==> flow/design.v <==
`timescale 1ns / 1ps
module cordic_single_stage #(parameter m = 6, parameter n = 10, parameter iter_length = 4)(clk, x_in, y_in, z_in, i, atan, x_out, y_out, z_out);
	input clk;
	input signed [m + n - 1:0] x_in, y_in, z_in;
	input signed [m + n - 1:0] atan;
	input [iter_length - 1:0] i;
	output reg [m + n - 1:0] x_out, y_out, z_out;
	reg signed [1:0] d;	
	always @(posedge clk) begin
		d = z_in[m + n - 1] == 1'b0 ? 1 : -1;
		x_out <= x_in - d * (y_in >>> i);
		y_out <= y_in + d * (x_in >>> i);
		z_out <= z_in - d * atan;
	end
endmodule
`timescale 1ns / 1ps
module cordic_pipeline(clk, x0, y0, z0, out_x, out_y, out_z);
	parameter M = 6;
	parameter N = 10;
	parameter ITER_BIT = 4;
	parameter ITER_COUNT = 11;
	input clk;
	input signed [M + N - 1:0] x0;
	input signed [M + N - 1:0] y0;
	input signed [M + N - 1:0] z0;
	output signed [M + N - 1:0] out_x;
	output signed [M + N - 1:0] out_y;
	output signed [M + N - 1:0] out_z;
	reg signed [M + N - 1:0] atan_lut [ITER_COUNT:0];
	initial begin
		atan_lut[0] = 16'b0000001100100100;
		atan_lut[1] = 16'b0000000111011010;
		atan_lut[2] = 16'b0000000011111010;
		atan_lut[3] = 16'b0000000001111111;
		atan_lut[4] = 16'b0000000000111111;
		atan_lut[5] = 16'b0000000000011111;
		atan_lut[6] = 16'b0000000000001111;
		atan_lut[7] = 16'b0000000000000111;
		atan_lut[8] = 16'b0000000000000011;
		atan_lut[9] = 16'b0000000000000001;
		atan_lut[10] = 16'b0000000000000000;
		atan_lut[11] = 16'b0000000000000000;
	end
	wire signed [M + N - 1:0] x_values [ITER_COUNT:0];
	wire signed [M + N - 1:0] y_values [ITER_COUNT:0];
	wire signed [M + N - 1:0] z_values [ITER_COUNT:0];
	assign x_values[0] = x0;
	assign y_values[0] = y0;
	assign z_values[0] = z0;
	genvar i;
	generate
		for (i = 0; i < ITER_COUNT; i = i + 1)
			begin
				cordic_single_stage #(.m(M), .n(N), .iter_length(ITER_BIT)) stage (
					 .clk(clk), 
					 .x_in(x_values[i]), 
					 .y_in(y_values[i]), 
					 .z_in(z_values[i]), 
					 .i(i), 
					 .atan(atan_lut[i]), 
					 .x_out(x_values[i + 1]), 
					 .y_out(y_values[i + 1]), 
					 .z_out(z_values[i + 1])
				);
			end
	endgenerate
	assign out_x = x_values[ITER_COUNT];
	assign out_y = y_values[ITER_COUNT];
	assign out_z = z_values[ITER_COUNT];
endmodule
# ---- From RTL to reports: cordic_pipeline
# Each step is given for the RTL above and for the edited RTL.
# Lines under "before" count in the file above, lines under "after" in the edited file.
# "change" is "after" less "before", of the values as shown; "change_rel_pct" is that difference over "before", in percent.
# Operators: Yosys type, input widths -> output width; for muxes data width and select width s.
# Library cell names are shortened.
# Not given: --
dict set report setup {
  top {cordic_pipeline}
  clock_port {clk}
  lib {sky130hd}
  corner {tt_025C_1v80}
}

# ---- The edit
# The edit as a unified diff against the file above.
# The edited RTL no longer does the same as the RTL above: the edit was made by script, with no optimisation intended.
# begin of diff
@@ -43,5 +43,5 @@
 	end
 	wire signed [M + N - 1:0] x_values [ITER_COUNT:0];
-	wire signed [M + N - 1:0] y_values [ITER_COUNT:0];
+	wire signed [M + N - 2:0] y_values [ITER_COUNT:0];
 	wire signed [M + N - 1:0] z_values [ITER_COUNT:0];
 	assign x_values[0] = x0;
# end of diff

# ---- Word-level counts
# Source: Yosys, flattened and elaborated. Widths are those after wreduce; folded enables and synchronous resets count as part of the registers. Registers that Yosys merges into a memory's read port (data or address) are not register bits. Print and check cells do not count. Equal cells are merged and count once.
# Yosys's memory passes give these memory sizes; they may raise the number of words (mostly to a power of two), join words into wider ones and drop unused or constant bits.
# element before after change change_rel_pct
set op_classes {}
lappend op_classes {n_addsub 33 33 0 0.00}
lappend op_classes {muxes 11 11 0 0.00}
lappend op_classes {n_mul 33 33 0 0.00}
# cell before after change change_rel_pct
set op_table {}
lappend op_table {{$add 15x15->15} 0 4 4 --}
lappend op_table {{$add 16x16->16} 3 0 -3 -100.00}
lappend op_table {{$mul 2x16->16} 13 11 -2 -15.38}
lappend op_table {{$sub 16x16->16} 14 13 -1 -7.14}
lappend op_table {{$mul 2x14->16} 2 1 -1 -50.00}
lappend op_table {{$mul 2x15->16} 2 1 -1 -50.00}
lappend op_table {{$add 16x10->16} 1 0 -1 -100.00}
lappend op_table {{$add 16x11->16} 1 0 -1 -100.00}
lappend op_table {{$add 16x12->16} 1 0 -1 -100.00}
lappend op_table {{$add 16x13->16} 1 0 -1 -100.00}
lappend op_table {{$add 16x14->16} 1 0 -1 -100.00}
lappend op_table {{$add 16x15->16} 1 0 -1 -100.00}
lappend op_table {{$add 16x8->16} 1 0 -1 -100.00}
lappend op_table {{$add 16x9->16} 1 0 -1 -100.00}
lappend op_table {{$add 15x10->15} 0 1 1 --}
lappend op_table {{$add 15x11->15} 0 1 1 --}
lappend op_table {{$add 15x12->15} 0 1 1 --}
lappend op_table {{$add 15x13->15} 0 1 1 --}
lappend op_table {{$add 15x14->15} 0 1 1 --}
lappend op_table {{$add 15x8->15} 0 1 1 --}
lappend op_table {{$add 15x9->15} 0 1 1 --}
lappend op_table {{$mul 2x14->15} 0 1 1 --}
lappend op_table {{$mul 2x15->15} 0 1 1 --}
lappend op_table {{$mul 2x16->15} 0 1 1 --}
lappend op_table {{$mul 2x5->7} 0 1 1 --}
lappend op_table {{$sub 16x7->16} 0 1 1 --}
# Operator kinds equal on both sides are left out: 17.
# element before after change change_rel_pct
set bits {}
lappend bits {word_cells 111 111 0 0.00}
lappend bits {out_inout_bits 48 48 0 0.00}
lappend bits {mem_bits_ro 160 160 0 0.00}
lappend bits {n_memories 1 1 0 0.00}
lappend bits {input_bits 49 49 0 0.00}
lappend bits {reg_bits 528 517 -11 -2.08}

# ---- Longest topological paths
# Depth = most cells in a row (Yosys ltp): at word level without a register or memory, in the mapped netlist without a sequential cell, where the memories' decode and read muxes count.
# element before after change change_rel_pct
set logic_depth {}
lappend logic_depth {depth_word 3 3 0 0.00}
lappend logic_depth {ABC_AREA 0 0 -- --}
lappend logic_depth {depth_mapped 15 15 0 0.00}
lappend logic_depth {depth_no_buf 14 14 0 0.00}

# ---- Synthesis result
# Source: synth_stat.txt of the flow (Yosys; design flattened, memories mapped). It holds for the ABC_AREA given above (unset counts as 0); a run with the other value may have another netlist.
# cell_type before after change change_rel_pct
set by_type {}
lappend by_type {a21oi_1 348 288 -60 -17.24}
lappend by_type {nand2_1 137 171 34 24.82}
lappend by_type {xnor2_1 346 315 -31 -8.96}
lappend by_type {a21o_1 139 116 -23 -16.55}
lappend by_type {ha_1 787 766 -21 -2.67}
lappend by_type {nor2_1 416 435 19 4.57}
lappend by_type {o21bai_1 57 41 -16 -28.07}
lappend by_type {o21ai_0 189 174 -15 -7.94}
lappend by_type {clkbuf_1 64 51 -13 -20.31}
lappend by_type {fa_1 236 224 -12 -5.08}
lappend by_type {o21a_1 76 88 12 15.79}
lappend by_type {dfxtp_1 528 517 -11 -2.08}
lappend by_type {nor3_1 71 82 11 15.49}
lappend by_type {a21boi_0 17 27 10 58.82}
lappend by_type {nor2b_1 72 81 9 12.50}
lappend by_type {and2_1 16 25 9 56.25}
lappend by_type {o21ai_1 9 0 -9 -100.00}
lappend by_type {a221oi_1 3 12 9 300.00}
# Cell types equal on both sides are left out: 7.
# The list need not be complete.
# element before after change change_rel_pct
set mapped {}
lappend mapped {ff_cells 528 517 -11 -2.08}
lappend mapped {cells 4996 4901 -95 -1.90}
lappend mapped {buffers 71 56 -15 -21.13}
lappend mapped {sequential_area_um2 10570.1 10349.9 -220.2 -2.08}
lappend mapped {synth_area_um2 44376.3 43231.5 -1144.8 -2.58}
# The figures by module come from a second, unflattened synthesis with its own total; it is not the netlist above.
# element before after change change_rel_pct
set hier_totals {}
lappend hier_totals {hier_cells 8164 8165 1 0.01}
lappend hier_totals {hier_area_um2 67708.7 67716.2 7.5 0.01}
# Rows give one instance, submodules left out.
# module mod_seq_area_um2 n_inst cells area_um2
set by_module_before {}
lappend by_module_before {cordic_single_stage 960.9 11 742 6154.7}
lappend by_module_before {cordic_pipeline 0.0 1 2 7.5}
# module mod_seq_area_um2 n_inst cells area_um2
set by_module_after {}
lappend by_module_after {cordic_single_stage 960.9 11 742 6154.7}
lappend by_module_after {cordic_pipeline 0.0 1 3 15.0}

# ---- Timing after synthesis
# OpenSTA on the mapped netlist: ideal clock, no wires. The path of least setup slack (recovery checks aside). Input and output delay are each 20% of the period. Register names are those of the netlist, which keeps one name where synthesis merged equal registers.
# element before after change change_rel_pct
set synth_timing {}
lappend synth_timing {kind {input -> register} {register -> register} -- --}
lappend synth_timing {start {input port z0[15]} {register genblk1[0].stage.z_out[15]} -- --}
lappend synth_timing {end {register genblk1[0].stage.x_out[14]} {register genblk1[1].stage.x_out[14]} -- --}
lappend synth_timing {clock_period_ps 4000 4000 0 0.00}
lappend synth_timing {arrival_ps 3923 4052 129 3.29}
lappend synth_timing {delay_ps 3195 4124 929 29.08}
lappend synth_timing {slack_ps 5 -124 -129 --}
lappend synth_timing {launch_ps 800 0 -800 -100.00}
lappend synth_timing {required_ps 3928 3928 0 0.00}
lappend synth_timing {path_buffers 1 1 0 0.00}
lappend synth_timing {path_stages 15 16 1 6.67}
lappend synth_timing {setup_time_ps 72 72 0 --}
lappend synth_timing {input_delay_ps 800 -- -- --}
lappend synth_timing {period_less_setup_slack_ps 3995 4124 129 3.23}
# "delay_ps" is the arrival time less input delay plus setup time.
# "path_stages" counts driving pins, that of a launching flip-flop among them; a cell with two outputs on the path counts twice.
# "period_less_setup_slack_ps" = period - worst setup slack (recovery checks aside). The figure is calculated, with input and output delays left at 20% of the set period.
# The rows between start and end are the longest chain of elaborated cells between them; the timing report does not say that the signal goes this way. Where chains are equally long, one stands for them.
# Each line given opens the expression or statement behind the cell; cells for indexed reads and writes are added by Yosys, which also makes memories of some case tables.
dict set report synth_between_before {
  path_cell_list {inv_1 > clkbuf_1 > nor2_1 > ha_1 > fa_1 > inv_1 > ha_1 > a21o_1 > a21oi_2 > o21bai_1 > a2111o_1 > and3_4 > or2_4 > a221oi_2 > xnor2_1}
  elab_chain_len 3
  cells_between 3
  cone_lines 2
  classes_between {1 x add/sub; 1 x mul; 1 x mux}
}
# element line_no
set synth_lines_before {}
lappend synth_lines_before {{from (decl)} 25} ;# input signed [M + N - 1:0] z0;
lappend synth_lines_before {{$mux 2} 10} ;# d = z_in[m + n - 1] == 1'b0 ? 1 : -1;
lappend synth_lines_before {{$mul 2x16->16} 11} ;# x_out <= x_in - d * (y_in >>> i);
lappend synth_lines_before {{$sub 16x16->16} 11}
lappend synth_lines_before {{to (assign)} 11}
lappend synth_lines_before {{to (decl)} 7} ;# output reg [m + n - 1:0] x_out, y_out, z_out;
dict set report synth_between_after {
  path_cell_list {dfxtp_1 > clkinv_1 > buf_1 > nor2_1 > ha_1 > fa_1 > inv_1 > ha_1 > a21o_1 > a21o_1 > a2111oi_4 > nor3b_1 > or4_1 > a31o_1 > a21oi_2 > xnor2_1}
  elab_chain_len 3
  cells_between 3
  cone_lines 2
  classes_between {1 x add/sub; 1 x mul; 1 x mux}
}
# element line_no
set synth_lines_after {}
lappend synth_lines_after {{from (decl)} 7} ;# output reg [m + n - 1:0] x_out, y_out, z_out;
lappend synth_lines_after {{from (assign)} 13} ;# z_out <= z_in - d * atan;
lappend synth_lines_after {{$mux 2} 10} ;# d = z_in[m + n - 1] == 1'b0 ? 1 : -1;
lappend synth_lines_after {{$mul 2x14->16} 11} ;# x_out <= x_in - d * (y_in >>> i);
lappend synth_lines_after {{$sub 16x16->16} 11}
lappend synth_lines_after {{to (assign)} 11}
lappend synth_lines_after {{to (decl)} 7}

# ---- Timing after layout
# From the final timing report of the runs of pair 1: the path of least setup slack in the routed layout; clock arrival at registers is part of the times.
# The path's times are printed in steps of 10 ps; the period is the one set.
# element before after change change_rel_pct
set layout_timing {}
lappend layout_timing {kind {input -> register} {input -> register} -- --}
lappend layout_timing {start {input port z0[15]} {input port z0[15]} -- --}
lappend layout_timing {end {register genblk1[0].stage.x_out[14]} {register genblk1[0].stage.y_out[12]} -- --}
lappend layout_timing {arrival_ps 4210 4200 -10 -0.24}
lappend layout_timing {setup_time_ps 70 90 20 --}
lappend layout_timing {path_buffers 3 3 0 0.00}
lappend layout_timing {clock_period_ps 3820 3820 0 0.00}
lappend layout_timing {required_ps 4360 4360 0 0.00}
lappend layout_timing {path_stages 14 16 2 14.29}
lappend layout_timing {input_delay_ps 760 760 0 0.00}
lappend layout_timing {slack_ps 150 160 10 --}
lappend layout_timing {launch_ps 760 760 0 0.00}
# The rows between start and end are the longest chain of elaborated cells between them; the timing report does not say that the signal goes this way. Where chains are equally long, one stands for them.
dict set report layout_between_before {
  path_cell_list {clkdlybuf4s50_1 > inv_2 > buf_8 > nor2_1 > ha_1 > fa_1 > inv_1 > ha_1 > buf_4 > a2111o_1 > and3_4 > or2_4 > a221oi_2 > xnor2_1}
  elab_chain_len 3
  cells_between 3
  cone_lines 2
  classes_between {1 x add/sub; 1 x mul; 1 x mux}
}
# element line_no
set layout_lines_before {}
lappend layout_lines_before {{from (decl)} 25} ;# input signed [M + N - 1:0] z0;
lappend layout_lines_before {{$mux 2} 10} ;# d = z_in[m + n - 1] == 1'b0 ? 1 : -1;
lappend layout_lines_before {{$mul 2x16->16} 11} ;# x_out <= x_in - d * (y_in >>> i);
lappend layout_lines_before {{$sub 16x16->16} 11}
lappend layout_lines_before {{to (assign)} 11}
lappend layout_lines_before {{to (decl)} 7} ;# output reg [m + n - 1:0] x_out, y_out, z_out;
dict set report layout_between_after {
  path_cell_list {clkdlybuf4s50_1 > clkinvlp_4 > buf_4 > buf_4 > nor2_1 > fa_1 > inv_1 > fa_1 > nor2b_1 > o21a_1 > o21ai_0 > nand2b_1 > a311o_1 > and2_1 > o31a_1 > o311ai_1}
  elab_chain_len 3
  cells_between 3
  cone_lines 2
  classes_between {1 x add/sub; 1 x mul; 1 x mux}
}
# element line_no
set layout_lines_after {}
lappend layout_lines_after {{from (decl)} 25} ;# input signed [M + N - 1:0] z0;
lappend layout_lines_after {{$mux 2} 10} ;# d = z_in[m + n - 1] == 1'b0 ? 1 : -1;
lappend layout_lines_after {{$mul 2x16->15} 12} ;# y_out <= y_in + d * (x_in >>> i);
lappend layout_lines_after {{$add 15x15->15} 12}
lappend layout_lines_after {{to (assign)} 12}
lappend layout_lines_after {{to (decl)} 7} ;# output reg [m + n - 1:0] x_out, y_out, z_out;

# ---- Measured runs
# Runs of the flow (Yosys, OpenROAD) on both versions; the two runs of a pair have the same settings. The constraints put input and output delay at 20% of the set period each and load the outputs with 0.01 pF.
dict set report flow_settings_pair_1 {
  period_ns 3.82
  CAP_MARGIN 20
  CORE_MARGIN 2
  CORE_UTILIZATION 40
  SLEW_MARGIN 20
}
# element before after change change_rel_pct
set results_pair_1 {}
lappend results_pair_1 {setup_tns_ps 0 0 0 --}
lappend results_pair_1 {utilization_pct 45.4 45.7 0.3 --}
lappend results_pair_1 {worst_setup_slack_ps 152 158 6 --}
lappend results_pair_1 {final_hold_ws_ps 325 324 -1 --}
lappend results_pair_1 {die_area_um2 113620.0 110726.0 -2894.0 -2.55}
lappend results_pair_1 {synthesis_area_um2 44376.3 43231.5 -1144.8 -2.58}
dict set report flow_settings_pair_2 {
  CORE_ASPECT_RATIO 1.02
  CORE_UTILIZATION 38
  CTS_CLUSTER_DIAMETER 90
  GPL_ROUTABILITY_DRIVEN 0
  GPL_TIMING_DRIVEN 0
  MAX_ROUTING_LAYER {met5}
  PLACE_DENSITY 0.69
  SLEW_MARGIN 25
  period_ns 5.35
  CAP_MARGIN 20
  CORE_MARGIN 2
}
# element before after change change_rel_pct
set results_pair_2 {}
lappend results_pair_2 {setup_tns_ps 0 0 0 --}
lappend results_pair_2 {utilization_pct 42.6 43.0 0.4 --}
lappend results_pair_2 {worst_setup_slack_ps 321 404 83 --}
lappend results_pair_2 {final_hold_ws_ps 327 331 4 --}
lappend results_pair_2 {die_area_um2 119530.0 116481.0 -3049.0 -2.55}
lappend results_pair_2 {synthesis_area_um2 44376.3 43231.5 -1144.8 -2.58}
